==> flow/design.v <==
module unsigned_mult #(
parameter DWIDTH = 8  
)(
input  [  DWIDTH -1:0] op1    ,  
input  [  DWIDTH -1:0] op2    ,  
output [2*DWIDTH -1:0] result    
); 
assign result = op1 * op2;   
endmodule  
module signed_mult #(
parameter DWIDTH = 8  
)(
input  [  DWIDTH -1:0] op1    ,  
input  [  DWIDTH -1:0] op2    ,  
output [2*DWIDTH -1:0] result    
); 
wire   [  DWIDTH -1:0] abs_op1    ;   
wire   [  DWIDTH -1:0] abs_op2    ;   
wire   [2*DWIDTH -1:0] abs_result ;   
assign abs_op1 = op1[DWIDTH-1] ? (~op1 + 'd1) : op1;  
assign abs_op2 = op2[DWIDTH-1] ? (~op2 + 'd1) : op2;  
unsigned_mult #(
.DWIDTH (DWIDTH)  
)i_unsigned_mult_1(
 .op1    (abs_op1    ),  
 .op2    (abs_op2    ),  
 .result (abs_result )   
);  
assign result = (op1[DWIDTH-1] ^ op2[DWIDTH-1]) ? (~abs_result + 'd1) : abs_result; 
endmodule  
module comp_mult_1 #(
parameter DWIDTH = 8  
)(
input                              clk      ,  
input                              rst_n    ,  
input                              sw_rst   ,  
input                              op_val   ,  
output reg                         op_rdy   ,  
input      [      2*2*DWIDTH -1:0] op_data  ,  
output reg                         res_val  ,  
input                              res_rdy  ,  
output     [2*2*(DWIDTH + 1) -1:0] res_data    
); 
wire op_ld    ;  
reg  op_ld_d1 ;  
reg  op_ld_d2 ;  
reg  op_ld_d3 ;  
reg  op_ld_d4 ;  
reg  [  DWIDTH -1:0] x1 ;  
reg  [  DWIDTH -1:0] x2 ;  
reg  [  DWIDTH -1:0] y1 ;  
reg  [  DWIDTH -1:0] y2 ;  
reg  [  DWIDTH -1:0] mult_op1 ;  
reg  [  DWIDTH -1:0] mult_op2 ;  
wire [2*DWIDTH -1:0] prod     ;  
reg  [2*DWIDTH -1:0] prod_1_reg ;  
reg  [2*DWIDTH -1:0] prod_3_reg ;  
reg  [2*DWIDTH -1:0] xr         ;  
reg  [2*DWIDTH -1:0] yr         ;  
always @(posedge clk or negedge rst_n)
if(~rst_n)            op_rdy <= 1'b1 ; else
if(sw_rst)            op_rdy <= 1'b1 ; else
if(op_val & op_rdy)   op_rdy <= 1'b0 ; else 
if(res_val & res_rdy) op_rdy <= 1'b1 ; 
assign op_ld = op_val & op_rdy;
always @(posedge clk or negedge rst_n)
if(~rst_n) begin 
    op_ld_d1 <= 1'b0;
    op_ld_d2 <= 1'b0;
    op_ld_d3 <= 1'b0;
    op_ld_d4 <= 1'b0;
end else 
if(sw_rst) begin 
    op_ld_d1 <= 1'b0;
    op_ld_d2 <= 1'b0;
    op_ld_d3 <= 1'b0;
    op_ld_d4 <= 1'b0;
end else begin                        
    op_ld_d1 <= op_ld;     
    op_ld_d2 <= op_ld_d1;  
    op_ld_d3 <= op_ld_d2;  
    op_ld_d4 <= op_ld_d3;  
end 
always @(posedge clk or negedge rst_n)
if(~rst_n)    res_val <= 1'b0 ; else  
if(sw_rst)    res_val <= 1'b0 ; else  
if(op_ld_d4)  res_val <= 1'b1 ; else  
if(res_rdy)   res_val <= 1'b0 ;       
always @(posedge clk or negedge rst_n)
if(~rst_n) begin 
    x1 <= 'd0;
    y1 <= 'd0;
    x2 <= 'd0;
    y2 <= 'd0;
end else 
if(sw_rst) begin 
    x1 <= 'd0;
    y1 <= 'd0;
    x2 <= 'd0;
    y2 <= 'd0;
end else 
if(op_ld) begin                        
    x1 <= op_data[4*DWIDTH -1 -: DWIDTH]; 
    y1 <= op_data[3*DWIDTH -1 -: DWIDTH]; 
    x2 <= op_data[2*DWIDTH -1 -: DWIDTH]; 
    y2 <= op_data[1*DWIDTH -1 -: DWIDTH]; 
end 
always @(*)
casex({op_ld_d1, op_ld_d2, op_ld_d3, op_ld_d4})
4'b1xxx: mult_op1 = x1  ;
4'b01xx: mult_op1 = y1  ;
4'b001x: mult_op1 = x1  ;
4'b0001: mult_op1 = x2  ;
default: mult_op1 = 'd0 ;
endcase 
always @(*)
casex({op_ld_d1, op_ld_d2, op_ld_d3, op_ld_d4})
4'b1xxx: mult_op2 = x2  ;
4'b01xx: mult_op2 = y2  ;
4'b001x: mult_op2 = y2  ;
4'b0001: mult_op2 = y1  ;
default: mult_op2 = 'd0 ;
endcase
signed_mult #(
.DWIDTH (DWIDTH)  
) i_signed_mult (
 .op1    (mult_op1),  
 .op2    (mult_op2),  
 .result (prod    )   
);  
always @(posedge clk or negedge rst_n)
if(~rst_n)   prod_1_reg <= 'b0 ; else 
if(sw_rst)   prod_1_reg <= 'b0 ; else 
if(op_ld_d1) prod_1_reg <= prod;           
always @(posedge clk or negedge rst_n)
if(~rst_n)   xr <= 'b0              ; else 
if(sw_rst)   xr <= 'b0              ; else 
if(op_ld_d2) xr <= prod_1_reg - prod;      
always @(posedge clk or negedge rst_n)
if(~rst_n)   prod_3_reg <= 'b0 ; else 
if(sw_rst)   prod_3_reg <= 'b0 ; else 
if(op_ld_d3) prod_3_reg <= prod;           
always @(posedge clk or negedge rst_n)
if(~rst_n)   yr <= 'b0              ; else 
if(sw_rst)   yr <= 'b0              ; else 
if(op_ld_d4) yr <= prod_3_reg + prod;       
assign res_data = {{{'d2{xr[2*DWIDTH-1]}},xr},
                   {{'d2{yr[2*DWIDTH-1]}},yr}};  
endmodule  
module comp_mult_2 #(
parameter DWIDTH = 8  
)(
input                              clk      ,  
input                              rst_n    ,  
input                              sw_rst   ,  
input                              op_val   ,  
output reg                         op_rdy   ,  
input      [      2*2*DWIDTH -1:0] op_data  ,  
output reg                         res_val  ,  
input                              res_rdy  ,  
output     [2*2*(DWIDTH + 1) -1:0] res_data    
); 
wire op_ld    ;  
reg  op_ld_d1 ;  
reg  op_ld_d2 ;  
reg  [  DWIDTH -1:0] x1 ;  
reg  [  DWIDTH -1:0] x2 ;  
reg  [  DWIDTH -1:0] y1 ;  
reg  [  DWIDTH -1:0] y2 ;  
wire [  DWIDTH -1:0] mult0_op2 ;  
wire [  DWIDTH -1:0] mult1_op2 ;  
wire [2*DWIDTH -1:0] prod1 ;  
wire [2*DWIDTH -1:0] prod2 ;  
reg  [ 2*DWIDTH-1:0] xr ;  
reg  [ 2*DWIDTH-1:0] yr ;  
always @(posedge clk or negedge rst_n)
if(~rst_n)            op_rdy <= 1'b1 ; else
if(sw_rst)            op_rdy <= 1'b1 ; else
if(op_val & op_rdy)   op_rdy <= 1'b0 ; else 
if(res_val & res_rdy) op_rdy <= 1'b1 ; 
assign op_ld = op_val & op_rdy;
always @(posedge clk or negedge rst_n)
if(~rst_n) begin 
    op_ld_d1 <= 1'b0;
    op_ld_d2 <= 1'b0;
end else 
if(sw_rst) begin 
    op_ld_d1 <= 1'b0;
    op_ld_d2 <= 1'b0;
end else begin                        
    op_ld_d1 <= op_ld; 
    op_ld_d2 <= op_ld_d1; 
end 
always @(posedge clk or negedge rst_n)
if(~rst_n)    res_val <= 1'b0 ; else  
if(sw_rst)    res_val <= 1'b0 ; else  
if(op_ld_d2)  res_val <= 1'b1 ; else  
if(res_rdy)   res_val <= 1'b0 ;       
always @(posedge clk or negedge rst_n)
if(~rst_n) begin 
    x1 <= 'd0;
    y1 <= 'd0;
    x2 <= 'd0;
    y2 <= 'd0;
end else 
if(sw_rst) begin 
    x1 <= 'd0;
    y1 <= 'd0;
    x2 <= 'd0;
    y2 <= 'd0;
end else 
if(op_ld) begin                        
    x1 <= op_data[4*DWIDTH -1 -: DWIDTH]; 
    y1 <= op_data[3*DWIDTH -1 -: DWIDTH]; 
    x2 <= op_data[2*DWIDTH -1 -: DWIDTH]; 
    y2 <= op_data[1*DWIDTH -1 -: DWIDTH]; 
end 
assign mult0_op2 = op_ld_d1 ? x2 : y2 ;  
assign mult1_op2 = op_ld_d1 ? y2 : x2 ;  
signed_mult #(
.DWIDTH (DWIDTH)  
)i_signed_mult_0(
 .op1    (x1        ),  
 .op2    (mult0_op2 ),  
 .result (prod1     )   
);  
signed_mult #(
.DWIDTH (DWIDTH)  
)i_signed_mult_1(
 .op1    (y1        ),  
 .op2    (mult1_op2 ),  
 .result (prod2     )   
);  
always @(posedge clk or negedge rst_n)
if(~rst_n)   xr <= 'b0             ; else 
if(sw_rst)   xr <= 'b0             ; else 
if(op_ld_d1) xr <= prod1 - prod2 ;       
always @(posedge clk or negedge rst_n)
if(~rst_n)   yr <= 'b0           ; else 
if(sw_rst)   yr <= 'b0           ; else 
if(op_ld_d2) yr <= prod1 + prod2 ;       
assign res_data = {{{'d2{xr[2*DWIDTH-1]}},xr},
                   {{'d2{yr[2*DWIDTH-1]}},yr}};  
endmodule  
module comp_mult_4 #(
parameter DWIDTH = 8  
)(
input                              clk      ,  
input                              rst_n    ,  
input                              sw_rst   ,  
input                              op_val   ,  
output reg                         op_rdy   ,  
input      [      2*2*DWIDTH -1:0] op_data  ,  
output reg                         res_val  ,  
input                              res_rdy  ,  
output     [2*2*(DWIDTH + 1) -1:0] res_data    
); 
wire op_ld;  
wire [  DWIDTH -1:0] x1 ;  
wire [  DWIDTH -1:0] x2 ;  
wire [  DWIDTH -1:0] y1 ;  
wire [  DWIDTH -1:0] y2 ;  
wire [2*DWIDTH -1:0] prod1  ;  
wire [2*DWIDTH -1:0] prod2  ;  
wire [2*DWIDTH -1:0] prod3  ;  
wire [2*DWIDTH -1:0] prod4  ;  
reg  [2*DWIDTH-1 :0] xr ;  
reg  [2*DWIDTH-1 :0] yr ;  
always @(posedge clk or negedge rst_n)
if(~rst_n)            op_rdy <= 1'b1 ; else
if(sw_rst)            op_rdy <= 1'b1 ; else
if(op_val & op_rdy)   op_rdy <= 1'b0 ; else 
if(res_rdy)           op_rdy <= 1'b1 ; 
assign op_ld = op_val & op_rdy;
always @(posedge clk or negedge rst_n)
if(~rst_n)              res_val <= 1'b0 ; else  
if(sw_rst)              res_val <= 1'b0 ; else  
if(op_ld)               res_val <= 1'b1 ; else  
if(res_rdy)             res_val <= 1'b0 ;       
assign x1 = op_data[4*DWIDTH -1 -: DWIDTH]; 
assign y1 = op_data[3*DWIDTH -1 -: DWIDTH]; 
assign x2 = op_data[2*DWIDTH -1 -: DWIDTH]; 
assign y2 = op_data[1*DWIDTH -1 -: DWIDTH]; 
signed_mult #(
.DWIDTH (DWIDTH)  
)i_signed_mult_0(
 .op1    (x1     ),  
 .op2    (x2     ),  
 .result (prod1  )   
);  
signed_mult #(
.DWIDTH (DWIDTH)  
)i_signed_mult_1(
 .op1    (x1     ),  
 .op2    (y2     ),  
 .result (prod2  )   
);  
signed_mult #(
.DWIDTH (DWIDTH)  
)i_signed_mult_2(
 .op1    (x2     ),  
 .op2    (y1     ),  
 .result (prod3  )   
);  
signed_mult #(
.DWIDTH (DWIDTH)  
)i_signed_mult_3(
 .op1    (y1     ),  
 .op2    (y2     ),  
 .result (prod4  )   
);  
always @(posedge clk or negedge rst_n)
if(~rst_n)   xr <= 'b0           ; else 
if(sw_rst)   xr <= 'b0           ; else 
if(op_ld)    xr <= prod1 - prod4 ;       
always @(posedge clk or negedge rst_n)
if(~rst_n)   yr <= 'b0           ; else 
if(sw_rst)   yr <= 'b0           ; else 
if(op_ld)    yr <= prod2 + prod3 ;       
assign res_data = {{{'d2{xr[2*DWIDTH-1]}},xr},
                   {{'d2{yr[2*DWIDTH-1]}},yr}};  
endmodule  
module comp_mult_wrapper #(
parameter DWIDTH  = 8 ,  
parameter NO_MULT = 4    
)(
input                          clk      ,  
input                          rst_n    ,  
input                          sw_rst   ,  
input                          op_val   ,  
output                         op_rdy   ,  
input  [      2*2*DWIDTH -1:0] op_data  ,  
output                         res_val  ,  
input                          res_rdy  ,  
output [2*2*(DWIDTH + 1) -1:0] res_data    
); 
generate 
    if(NO_MULT == 4) begin : GEN_4_MULTS
        comp_mult_4 #(
        .DWIDTH (DWIDTH)  
        )i_comp_mult_4 (
        .clk      (clk      ),  
        .rst_n    (rst_n    ),  
        .sw_rst   (sw_rst   ),  
        .op_val   (op_val   ),  
        .op_rdy   (op_rdy   ),  
        .op_data  (op_data  ),  
        .res_val  (res_val  ),  
        .res_rdy  (res_rdy  ),  
        .res_data (res_data )   
        ); 
    end
    else if(NO_MULT == 2) begin : GEN_2_MULTS
        comp_mult_2 #(
        .DWIDTH (DWIDTH)  
        )i_comp_mult_2 (
        .clk      (clk      ),  
        .rst_n    (rst_n    ),  
        .sw_rst   (sw_rst   ),  
        .op_val   (op_val   ),  
        .op_rdy   (op_rdy   ),  
        .op_data  (op_data  ),  
        .res_val  (res_val  ),  
        .res_rdy  (res_rdy  ),  
        .res_data (res_data )   
        ); 
    end else if(NO_MULT == 1) begin : GEN_1_MULT
        comp_mult_1 #(
        .DWIDTH (DWIDTH)  
        )i_comp_mult_1 (
        .clk      (clk      ),  
        .rst_n    (rst_n    ),  
        .sw_rst   (sw_rst   ),  
        .op_val   (op_val   ),  
        .op_rdy   (op_rdy   ),  
        .op_data  (op_data  ),  
        .res_val  (res_val  ),  
        .res_rdy  (res_rdy  ),  
        .res_data (res_data )   
        ); 
    end
    else begin : ERROR
        initial begin 
            $display("%M ERROR: Invalid number of multipliers, NO_MULT should be 1, 2 or 4 \n");
            $stop;
        end 
    end 
endgenerate 
endmodule  
module comp_mult_top #(
parameter NO_MULT   = 4     ,  
parameter APB_BADDR = 0     ,  
parameter SYS_AW    = 16    ,  
parameter REG_DW    = 16       
)(
input                    clk         ,  
input                    rst_n       ,  
input      [ SYS_AW-1:0] apb_paddr   ,  
input                    apb_psel    ,  
input                    apb_penable ,  
input                    apb_pwrite  ,  
input      [REG_DW -1:0] apb_pwdata  ,  
output                   apb_pready  ,  
output reg [REG_DW -1:0] apb_prdata  ,  
output reg               apb_pslverr ,  
output reg               mem_ce      ,  
output reg               mem_we      ,  
output reg [SYS_AW -1:0] mem_addr    ,  
output reg [     8 -1:0] mem_wr_data ,  
input      [     8 -1:0] mem_rd_data    
);
localparam DWIDTH = 8 ;
localparam IDLE   = 2'b00;  
localparam RD_OPS = 2'b01;  
localparam WORK   = 2'b10;  
localparam WR_RES = 2'b11;  
reg  [       REG_DW -1:0] op1_addr      ;  
reg  [       REG_DW -1:0] op2_addr      ;  
reg  [       REG_DW -1:0] res_addr      ;  
reg  [       REG_DW -1:0] no_op         ;  
reg  [       REG_DW -1:0] cfg_start     ;  
reg  [       REG_DW -1:0] sts_stop      ;  
wire                      wr_op1_addr   ;  
wire                      wr_op2_addr   ;  
wire                      wr_res_addr   ;  
wire                      wr_no_op      ;  
wire                      wr_cfg_start  ;  
wire                      wr_sts_stop   ;  
wire                      rd_sts_stop   ;  
wire                      rd_sts_state  ;  
wire                      sel_regs      ;  
reg                       op_val        ;  
wire                      op_rdy        ;  
wire [   2*2*DWIDTH -1:0] op_data       ;  
wire                      res_val       ;  
reg                       res_rdy       ;  
wire [2*2*(DWIDTH+1)-1:0] res_data      ;  
wire                      set_res_rdy   ;  
reg  [     3*DWIDTH -1:0] data_reg      ;  
reg  [            2 -1:0] sts_cstate    ;  
wire                      start         ;  
wire                      sw_rst        ;  
wire                      byte_rd_done  ;  
wire                      byte_wr_done  ;  
wire                      finish        ;  
wire                      next_op       ;  
reg                       mem_ce_d      ;  
reg                       mem_we_d      ;  
wire                      set_mem_ce    ;  
wire                      set_mem_we    ;  
reg  [            3 -1:0] byte_cnt      ;  
reg  [       REG_DW -1:0] op_cnt        ;  
comp_mult_wrapper #(
.DWIDTH  (DWIDTH  ),  
.NO_MULT (NO_MULT )   
) i_comp_mult_wrapper (
.clk      (clk     ),  
.rst_n    (rst_n   ),  
.sw_rst   (sw_rst  ),  
.op_val   (op_val  ),  
.op_rdy   (op_rdy  ),  
.op_data  (op_data ),  
.res_val  (res_val ),  
.res_rdy  (res_rdy ),  
.res_data (res_data)   
); 
assign apb_pready = 1'b1;  
assign wr_op1_addr  = apb_psel & apb_penable &  apb_pwrite & (apb_paddr == APB_BADDR + 0); 
assign wr_op2_addr  = apb_psel & apb_penable &  apb_pwrite & (apb_paddr == APB_BADDR + 1); 
assign wr_res_addr  = apb_psel & apb_penable &  apb_pwrite & (apb_paddr == APB_BADDR + 2); 
assign wr_no_op     = apb_psel & apb_penable &  apb_pwrite & (apb_paddr == APB_BADDR + 3); 
assign wr_cfg_start = apb_psel & apb_penable &  apb_pwrite & (apb_paddr == APB_BADDR + 4); 
assign wr_sts_stop  = apb_psel & apb_penable &  apb_pwrite & (apb_paddr == APB_BADDR + 5);  
assign rd_sts_stop  = apb_psel & apb_penable & ~apb_pwrite & (apb_paddr == APB_BADDR + 5);  
assign rd_sts_state = apb_psel & apb_penable & ~apb_pwrite & (apb_paddr == APB_BADDR + 6);  
assign sel_regs = wr_op1_addr  |
                  wr_op2_addr  |
                  wr_res_addr  |
                  wr_no_op     |
                  wr_cfg_start |
                  wr_sts_stop  |
                  rd_sts_stop  |
                  rd_sts_state ;
always @(posedge clk or negedge rst_n)
if(~rst_n)        apb_pslverr <= 'd0         ; else   
if(apb_pslverr)   apb_pslverr <= 'd0         ; else   
if(apb_penable)   apb_pslverr <= ~sel_regs   ;        
always @(posedge clk or negedge rst_n)
if(~rst_n)          op1_addr  <= 'd0            ; else  
if(wr_op1_addr)     op1_addr  <= apb_pwdata     ; else  
if(byte_rd_done)    op1_addr  <= op1_addr + 'd2 ;
always @(posedge clk or negedge rst_n)
if(~rst_n)          op2_addr  <= 'd0            ; else  
if(wr_op2_addr)     op2_addr  <= apb_pwdata     ; else  
if(byte_rd_done)    op2_addr  <= op2_addr + 'd2 ;
always @(posedge clk or negedge rst_n)
if(~rst_n)          res_addr  <= 'd0            ; else  
if(wr_res_addr)     res_addr  <= apb_pwdata     ; else  
if(byte_wr_done)    res_addr  <= res_addr + 'd6 ;
always @(posedge clk or negedge rst_n)
if(~rst_n)          no_op     <= 'd0            ; else  
if(wr_no_op)        no_op     <= apb_pwdata     ;       
always @(posedge clk or negedge rst_n)              
if(~rst_n)          cfg_start <= 'd0            ; else  
if(~sw_rst & start) cfg_start <= 'd0            ; else  
if(wr_cfg_start)    cfg_start <= apb_pwdata     ;       
always @(posedge clk or negedge rst_n)        
if(~rst_n)          sts_stop  <= 'd0            ; else  
if(wr_sts_stop)     sts_stop  <= apb_pwdata     ; else  
if(finish)          sts_stop  <= {{REG_DW-1{1'b0}}, 1'b1} ;  
always @(posedge clk or negedge rst_n)
if(~rst_n)          apb_prdata <= 'd0                            ; else  
if(rd_sts_stop)     apb_prdata <= sts_stop                       ; else  
if(rd_sts_state)    apb_prdata <= {{REG_DW-2{1'b0}}, sts_cstate} ;       
assign start  = cfg_start[0] & (no_op > 'd0);
assign sw_rst = cfg_start[1];
always @(posedge clk or negedge rst_n)
if(~rst_n) 
    sts_cstate <= IDLE;      
else if(sw_rst) 
    sts_cstate <= IDLE; 
else begin 
    case(sts_cstate)
        IDLE    : if(start)                 
                    sts_cstate <= RD_OPS;   
                  else
                    sts_cstate <= IDLE;
        RD_OPS  : if(byte_rd_done)  
                    sts_cstate <= WORK;     
                  else 
                    sts_cstate <= RD_OPS;
        WORK    : if(res_val)
                    sts_cstate <= WR_RES;   
                  else 
                    sts_cstate <= WORK;
        default : if(finish) 
                    sts_cstate <= IDLE;     
                  else if(next_op)
                    sts_cstate <= RD_OPS;   
                  else 
                    sts_cstate <= WR_RES;
    endcase 
end   
assign byte_rd_done = (sts_cstate == RD_OPS) & (byte_cnt == 3'd3);   
assign byte_wr_done = (sts_cstate == WR_RES) & (byte_cnt == 3'd5);   
assign next_op      = byte_wr_done & (op_cnt != (no_op - 'd1));      
assign finish       = byte_wr_done & (op_cnt == (no_op - 'd1));      
always @(posedge clk or negedge rst_n)
if(~rst_n)          byte_cnt <= 3'd0            ; else  
if(byte_rd_done)    byte_cnt <= 3'd0            ; else  
if(byte_wr_done)    byte_cnt <= 3'd0            ; else  
if(mem_ce)          byte_cnt <= byte_cnt + 3'd1 ;       
always @(posedge clk or negedge rst_n)
if(~rst_n)          op_cnt <= 'd0          ; else  
if(finish)          op_cnt <= 'd0          ; else  
if(next_op)         op_cnt <= op_cnt + 'd1 ;       
always @(posedge clk or negedge rst_n)
if(~rst_n)          op_val <= 1'b0; else   
if(byte_rd_done)    op_val <= 1'b1; else   
if(op_val & op_rdy) op_val <= 1'b0;        
always @(posedge clk or negedge rst_n)
if(~rst_n)          data_reg <= 'd0; else   
if(mem_ce_d & ~mem_we_d) begin              
    case(byte_cnt)
        3'b001 :    data_reg[3*DWIDTH-1 : 2*DWIDTH] <= mem_rd_data;  
        3'b010 :    data_reg[2*DWIDTH-1 : 1*DWIDTH] <= mem_rd_data;  
        3'b011 :    data_reg[1*DWIDTH-1 : 0       ] <= mem_rd_data;  
        default:    data_reg                        <= data_reg; 
    endcase 
end 
assign op_data = {data_reg, mem_rd_data};  
assign set_res_rdy = (sts_cstate == WR_RES) & (byte_cnt == 3'd4);  
always @(posedge clk or negedge rst_n)
if(~rst_n)       res_rdy <= 1'b0; else   
if(set_res_rdy)  res_rdy <= 1'b1; else   
if(byte_wr_done) res_rdy <= 1'b0;        
always @(*) 
    if(sts_cstate == RD_OPS)
        if(byte_cnt < 3'd2) mem_addr = op1_addr + byte_cnt       ; else  
                            mem_addr = op2_addr + byte_cnt - 'd2 ;       
    else  
                            mem_addr = res_addr + byte_cnt;              
always @(*)
    case(byte_cnt)
        3'b000  : mem_wr_data <= res_data[25:18];           
        3'b001  : mem_wr_data <= res_data[33:26];           
        3'b010  : mem_wr_data <= {6'd0, res_data[35:34]};   
        3'b011  : mem_wr_data <= res_data[ 7:0 ];           
        3'b100  : mem_wr_data <= res_data[15:8 ];           
        default : mem_wr_data <= {6'd0, res_data[17:16]};   
    endcase 
assign set_mem_ce = ((sts_cstate == IDLE)   & start   ) |   
                    ((sts_cstate == WR_RES) & next_op ) |   
                    ((sts_cstate == WORK)   & res_val ) ;   
always @(posedge clk or negedge rst_n)
if(~rst_n)        mem_ce <= 1'b0; else  
if(set_mem_ce)    mem_ce <= 1'b1; else  
if(byte_rd_done | byte_wr_done) 
                  mem_ce <= 1'b0;       
assign set_mem_we = (sts_cstate == WORK) & res_val;  
always @(posedge clk or negedge rst_n)
if(~rst_n)        mem_we <= 1'b0; else     
if(set_mem_we)    mem_we <= 1'b1; else     
if(byte_wr_done)  mem_we <= 1'b0;          
always @(posedge clk or negedge rst_n)
if(~rst_n) mem_ce_d <= 1'b0   ; else       
if(sw_rst) mem_ce_d <= 1'b0   ; else       
           mem_ce_d <= mem_ce ;        
always @(posedge clk or negedge rst_n)    
if(~rst_n) mem_we_d <= 1'b0   ; else       
if(sw_rst) mem_we_d <= 1'b0   ; else       
           mem_we_d <= mem_we ;
endmodule  
## From RTL to reports: comp_mult_top

The steps from the RTL of comp_mult_top to its reports follow in flow order.
Lines are those of the file above, counted from 1.
Library cell names are shortened.
The mark - stands for no value.

| set-up | value |
|---|---|
| design top | comp_mult_top |
| clock input | clk |
| library | sky130hd |
| timing corner | tt_025C_1v80 |

## Word-level counts

Yosys after proc, flatten, opt, wreduce and memory -nomap, before mapping. Memory bits, and registers merged into a memory's read port (data or address), are not among the register bits. Print and check cells are not counted. Equal cells are merged and count once.

| cells by class | value |
|---|---|
| add/sub/neg operators | 20 |
| $mul | 4 |
| $lt $le $gt $ge | 2 |
| equal/unequal tests | 16 |
| mux-type cells | 56 |
| bitwise logic cells | 49 |
| reductions and logical operators | 20 |

Operators by type and width:

| kind | count |
|---|---|
| 8-bit by 8-bit multiplier with 16-bit output | 4 |
| 16-bit 2-to-1 mux | 22 |
| 16-bit by 1-bit adder with 16-bit output with constant B | 5 |
| 16-bit inverter | 4 |
| 16-bit by 3-bit adder with 16-bit output | 3 |
| 16-bit by 3-bit equality test with 1-bit output with constant B | 3 |
| 8-bit case mux with 5-bit select | 1 |
| 16-bit by 2-bit adder with 16-bit output with constant B | 2 |
| 16-bit by 2-bit equality test with 1-bit output with constant B | 2 |
| 16-bit by 32-bit equality test with 1-bit output | 1 |
| 16-bit by 32-bit inequality test with 1-bit output | 1 |
| 8-bit by 1-bit adder with 8-bit output with constant B | 4 |
| 8-bit inverter | 4 |
| 8-bit 2-to-1 mux | 4 |
| 2-bit nonzero test | 12 |
| 1-bit bitwise AND | 23 |
| 1-bit 2-to-1 mux | 19 |
| 16-bit by 1-bit subtractor with 17-bit output with constant B | 1 |
| 16-bit by 1-bit greater-than comparator with 1-bit output with constant B | 1 |
| 16-bit by 1-bit equality test with 1-bit output with constant B | 1 |
| 16-bit adder | 1 |
| 16-bit subtractor | 1 |
| 16-bit by 2-bit subtractor with 16-bit output with constant B | 1 |
| 16-bit by 3-bit adder with 16-bit output with constant B | 1 |
| 16-bit zero test | 1 |
| 2-bit 2-to-1 mux | 6 |
| 1-bit OR | 10 |
| 3-bit 2-to-1 mux | 3 |

Other operator kinds: 14; their cells: 26.

| storage and ports | value |
|---|---|
| register bits after elaboration | 184 |

## Logic depth

Depth = most cells in a row (Yosys ltp): at word level without a register or memory, in the mapped netlist without a sequential cell, where the memories' decode and read muxes count.

| logic depth | value |
|---|---|
| depth in word-level cells | 13 |
| ABC_AREA | 1 |
| gate-level depth with buffers | 46 |
| depth with buffers taken out | 45 |

## Synthesis result

The flow's flattened synthesis, as Yosys stat reports it; memories are mapped. The netlist is that of the ABC_AREA named above (0 if unset); the other value can give another one.
Totals and module areas in this step are rounded.

| synthesis totals | value |
|---|---|
| mapped cells | 3367 |
| mapped area | 23000 sq um |
| flip-flops | 184 |
| buffers | 62 |

Cell types:

| cell | count | area in all (sq um) |
|---|---|---|
| dfrtp_1 | 183 | 4.58E+03 |
| nand2_1 | 809 | 3.04E+03 |
| fa_1 | 149 | 2.98E+03 |
| ha_1 | 227 | 2.84E+03 |
| inv_1 | 696 | 2.61E+03 |
| nor2_1 | 346 | 1.3E+03 |
| xor2_1 | 105 | 919.632 |
| o21ai_0 | 169 | 845.811 |
| nand3_1 | 164 | 820.787 |
| a21oi_1 | 123 | 615.59 |
| xnor2_1 | 39 | 341.578 |
| o221ai_1 | 29 | 253.994 |
| nor3_1 | 48 | 240.23 |
| o22ai_1 | 34 | 212.704 |
| nand4_1 | 33 | 206.448 |
| clkbuf_1 | 49 | 183.926 |
| nand3b_1 | 21 | 157.651 |
| or2_2 | 16 | 100.096 |

Other cell types: 41; their cells: 127.

## Timing after synthesis

OpenSTA on the mapped netlist: ideal clock, no wires. The path of least setup slack (recovery checks aside). Input and output delay are each 20% of the period. Register names are those of the netlist, which keeps one name where synthesis merged equal registers.

| path after synthesis | value |
|---|---|
| path type | input to register |
| start point | in mem_rd_data[0] |
| end point | reg i_comp_mult_wrapper.GEN_4_MULTS.i_comp_mult_4.yr[15] |
| period | 10.0 ns |
| external input delay | 2.000 ns |
| data arrival time | 7.995 ns |
| required time | 9.882 ns |
| path slack | 1.887 ns |
| path delay | 6.113 ns |
| stages on the path | 39 |
| path buffers | 2 |
| synthesis period reached | 8.113 ns |

"path delay" = arrival - input delay + setup time.
"stages on the path": output pins that drive a net of the path, with the launching flip-flop's if there is one; two outputs of one cell count as two.
"synthesis period reached" = period - worst setup slack (recovery checks aside). The figure is calculated, with input and output delays left at 20% of the set period.
The rows between start and end are the longest chain of elaborated cells between them; the timing report does not say that the signal goes this way. Where chains are equally long, one stands for them.
Each line given opens the expression or statement behind the cell; cells for indexed reads and writes are added by Yosys, which also makes memories of some case tables.
A register here has more assigning lines than the two given.

| on the way, after synthesis | value |
|---|---|
| path through | inv_1 clkbuf_1 ha_1 inv_1 nor2_1 nand3_1 nand2_1 nand2_1 nand2_1 clkbuf_1 nand2_1 fa_1 fa_1 inv_1 fa_1 inv_1 fa_1 inv_1 [... 3 more ...] nand3_1 nand2_1 nand2_1 nand2_1 o31ai_1 nand2_1 a21oi_1 xor2_1 ha_1 nand2_1 nor2_1 inv_1 o221ai_1 a21oi_1 inv_1 nand3_1 nand3_1 nand2_1 |
| cells in the longest elaborated chain | 10 |
| elaborated cells between the ends (all ways) | 10 |
| RTL lines with such cells | 5 |
| those cells by class | add/sub: 3; mul: 1; mux: 4; logic: 2 |

Ends and longest elaborated chain, after synthesis:

| what | line | RTL |
|---|---|---|
| from (decl) | 410 | `input      [     8 -1:0] mem_rd_data` |
| 8-bit inverter | 21 | `assign abs_op2 = op2[DWIDTH-1] ? (~op2 + 'd1) : op2;` |
| 8-bit by 1-bit adder with 8-bit output | 21 |  |
| 8-bit 2-to-1 mux | 21 |  |
| 8-bit by 8-bit multiplier with 16-bit output | 8 | `assign result = op1 * op2;` |
| 16-bit inverter | 29 | `assign result = (op1[DWIDTH-1] ^ op2[DWIDTH-1]) ? (~abs_result + 'd1) : abs_result;` |
| 16-bit by 1-bit adder with 16-bit output | 29 |  |
| 16-bit 2-to-1 mux | 29 |  |
| 16-bit adder | 319 | `if(op_ld)    yr <= prod2 + prod3 ;` |
| 16-bit 2-to-1 mux | 319 |  |
| 16-bit 2-to-1 mux | 318 | `if(sw_rst)   yr <= 'b0           ; else` |
| to (assign) | 318 |  |
| to (assign) | 319 |  |
| to (decl) | 268 | `reg  [2*DWIDTH-1 :0] yr ;` |

## Worst path after layout

From the final timing report of job 1: the path of least setup slack in the routed layout; clock arrival at registers is part of the times.

| path after layout | value |
|---|---|
| path type | input to register |
| start point | in mem_rd_data[0] |
| end point | reg i_comp_mult_wrapper.GEN_4_MULTS.i_comp_mult_4.yr[15] |
| period | 10.3 ns |
| external input delay | 2.06 ns |
| data arrival time | 10.30 ns |
| required time | 10.72 ns |
| path slack | 0.42 ns |
| stages on the path | 38 |
| path buffers | 2 |

The rows between start and end are the longest chain of elaborated cells between them; the timing report does not say that the signal goes this way. Where chains are equally long, one stands for them.
A register here has more assigning lines than the two given.

| on the way, after layout | value |
|---|---|
| path through | clkdlybuf4s50_1 clkinvlp_4 ha_1 inv_1 nor2_1 nand3_1 nand3_1 nand2_1 clkbuf_1 nand2_1 fa_1 fa_1 inv_1 fa_1 inv_1 fa_1 inv_1 ha_1 [... 2 more ...] nand3_1 nand2_1 nand2_1 nand2_1 o31ai_1 nand2_1 a21oi_1 xor2_1 ha_1 nand2_1 nor2_1 inv_1 o221ai_1 a21oi_1 inv_1 nand3_1 nand3_1 nand2_1 |
| cells in the longest elaborated chain | 10 |
| elaborated cells between the ends (all ways) | 10 |
| RTL lines with such cells | 5 |
| those cells by class | add/sub: 3; mul: 1; mux: 4; logic: 2 |

Ends and longest elaborated chain, after layout:

| what | line | RTL |
|---|---|---|
| from (decl) | 410 | `input      [     8 -1:0] mem_rd_data` |
| 8-bit inverter | 21 | `assign abs_op2 = op2[DWIDTH-1] ? (~op2 + 'd1) : op2;` |
| 8-bit by 1-bit adder with 8-bit output | 21 |  |
| 8-bit 2-to-1 mux | 21 |  |
| 8-bit by 8-bit multiplier with 16-bit output | 8 | `assign result = op1 * op2;` |
| 16-bit inverter | 29 | `assign result = (op1[DWIDTH-1] ^ op2[DWIDTH-1]) ? (~abs_result + 'd1) : abs_result;` |
| 16-bit by 1-bit adder with 16-bit output | 29 |  |
| 16-bit 2-to-1 mux | 29 |  |
| 16-bit adder | 319 | `if(op_ld)    yr <= prod2 + prod3 ;` |
| 16-bit 2-to-1 mux | 319 |  |
| 16-bit 2-to-1 mux | 318 | `if(sw_rst)   yr <= 'b0           ; else` |
| to (assign) | 318 |  |
| to (assign) | 319 |  |
| to (decl) | 268 | `reg  [2*DWIDTH-1 :0] yr ;` |

Data sheet: physical implementation of comp_mult_top

6 stored runs of comp_mult_top in the flow (synthesis by Yosys, layout by OpenROAD, sky130hd cells), in arbitrary order. Constraints: input delay and output delay 20% of the set period each, output load 0.01 pF.
"clock period reached" is the run's clock period less its worst setup slack. It is reckoned from that one timing run; input and output delays stay at 20% of the period that was set.
"allowed time less slack (worst setup path)" means the part of the period allowed to the worst setup path (the constraints hold back 20% at inputs and 20% at outputs) less its slack; where the path has registers, the arrival times of their clocks count too.
"total power of the final layout" rests on the timing tool's default activity at the inputs, not on a simulated workload.
The results are shown rounded.
A setting shown as n/a is not set for that run.

| run name | ABC_AREA | CELL_PAD_IN_SITES_DETAIL_PLACEMENT | CELL_PAD_IN_SITES_GLOBAL_PLACEMENT | CORE_ASPECT_RATIO | CORE_MARGIN | CTS_CLUSTER_SIZE | GPL_TIMING_DRIVEN | MAX_ROUTING_LAYER | MIN_ROUTING_LAYER | PLACE_DENSITY_LB_ADDON | period_ns | CAP_MARGIN | CORE_UTILIZATION | SLEW_MARGIN | GPL_ROUTABILITY_DRIVEN | PLACE_DENSITY | SETUP_SLACK_MARGIN | TNS_END_PERCENT | HOLD_SLACK_MARGIN | standard-cell area of the final layout (sq um) | worst setup slack after layout (ns) | area of the die (sq um) | Yosys chip area after synthesis (sq um) | total power of the final layout (W) | clock period reached (ns) | allowed time less slack (worst setup path) (ns) | critical path kind | final design utilization (%) | final setup TNS (ns) | post-route worst hold slack (ns) |
|---|---|---|---|---|---|---|---|---|---|---|---|---|---|---|---|---|---|---|---|---|---|---|---|---|---|---|---|---|---|---|
| job 1 | 1 | 2 | 2 | 1.06 | 9 | 88 | 0 | met5 | met1 | 0.16 | 10.3 | 20 | 40 | 20 | n/a | n/a | n/a | n/a | n/a | 26000 | 0.42 | 67000 | 23000 | 0.0017 | 9.879 | 7.82 | input to register | 45 | 0.000 | 0.49 |
| job 2 | 1 | 2 | 2 | 0.65 | 9 | 88 | n/a | met5 | met1 | n/a | 10.0 | 20 | 40 | 20 | n/a | n/a | n/a | n/a | n/a | 26000 | 0.78 | 67000 | 23000 | 0.0017 | 9.222 | 7.22 | input to register | 45 | 0.000 | 0.50 |
| job 3 | n/a | n/a | n/a | 1.54 | 2 | n/a | 0 | n/a | n/a | n/a | 13.3 | 20 | 60 | 30 | 0 | 0.84 | 2.55 | 70 | n/a | 24000 | 3.0 | 37000 | 21000 | 0.0019 | 10.326 | 7.67 | input to register | 67 | 0.000 | 0.44 |
| job 4 | n/a | n/a | n/a | n/a | 2 | n/a | n/a | n/a | n/a | n/a | 10.0 | 20 | 40 | 20 | n/a | n/a | n/a | n/a | n/a | 24000 | 0.72 | 55000 | 21000 | 0.0025 | 9.276 | 7.28 | input to register | 45 | 0.000 | 0.43 |
| job 5 | n/a | 1 | n/a | 0.94 | 7 | n/a | n/a | n/a | n/a | 0.26 | 6.26 | 20 | 45 | 5 | 1 | n/a | -0.39 | n/a | n/a | 27000 | -1.5 | 54000 | 21000 | 0.0055 | 7.732 | 6.48 | input to register | 58 | -18 | 0.45 |
| job 6 | 0 | 1 | n/a | n/a | 7 | 40 | 0 | met5 | n/a | 0.17 | 9.98 | 25 | 41 | 20 | 1 | n/a | 0.67 | n/a | 0.19 | 24000 | 0.92 | 59000 | 21000 | 0.0026 | 9.058 | 7.06 | input to register | 47 | 0.000 | 0.43 |
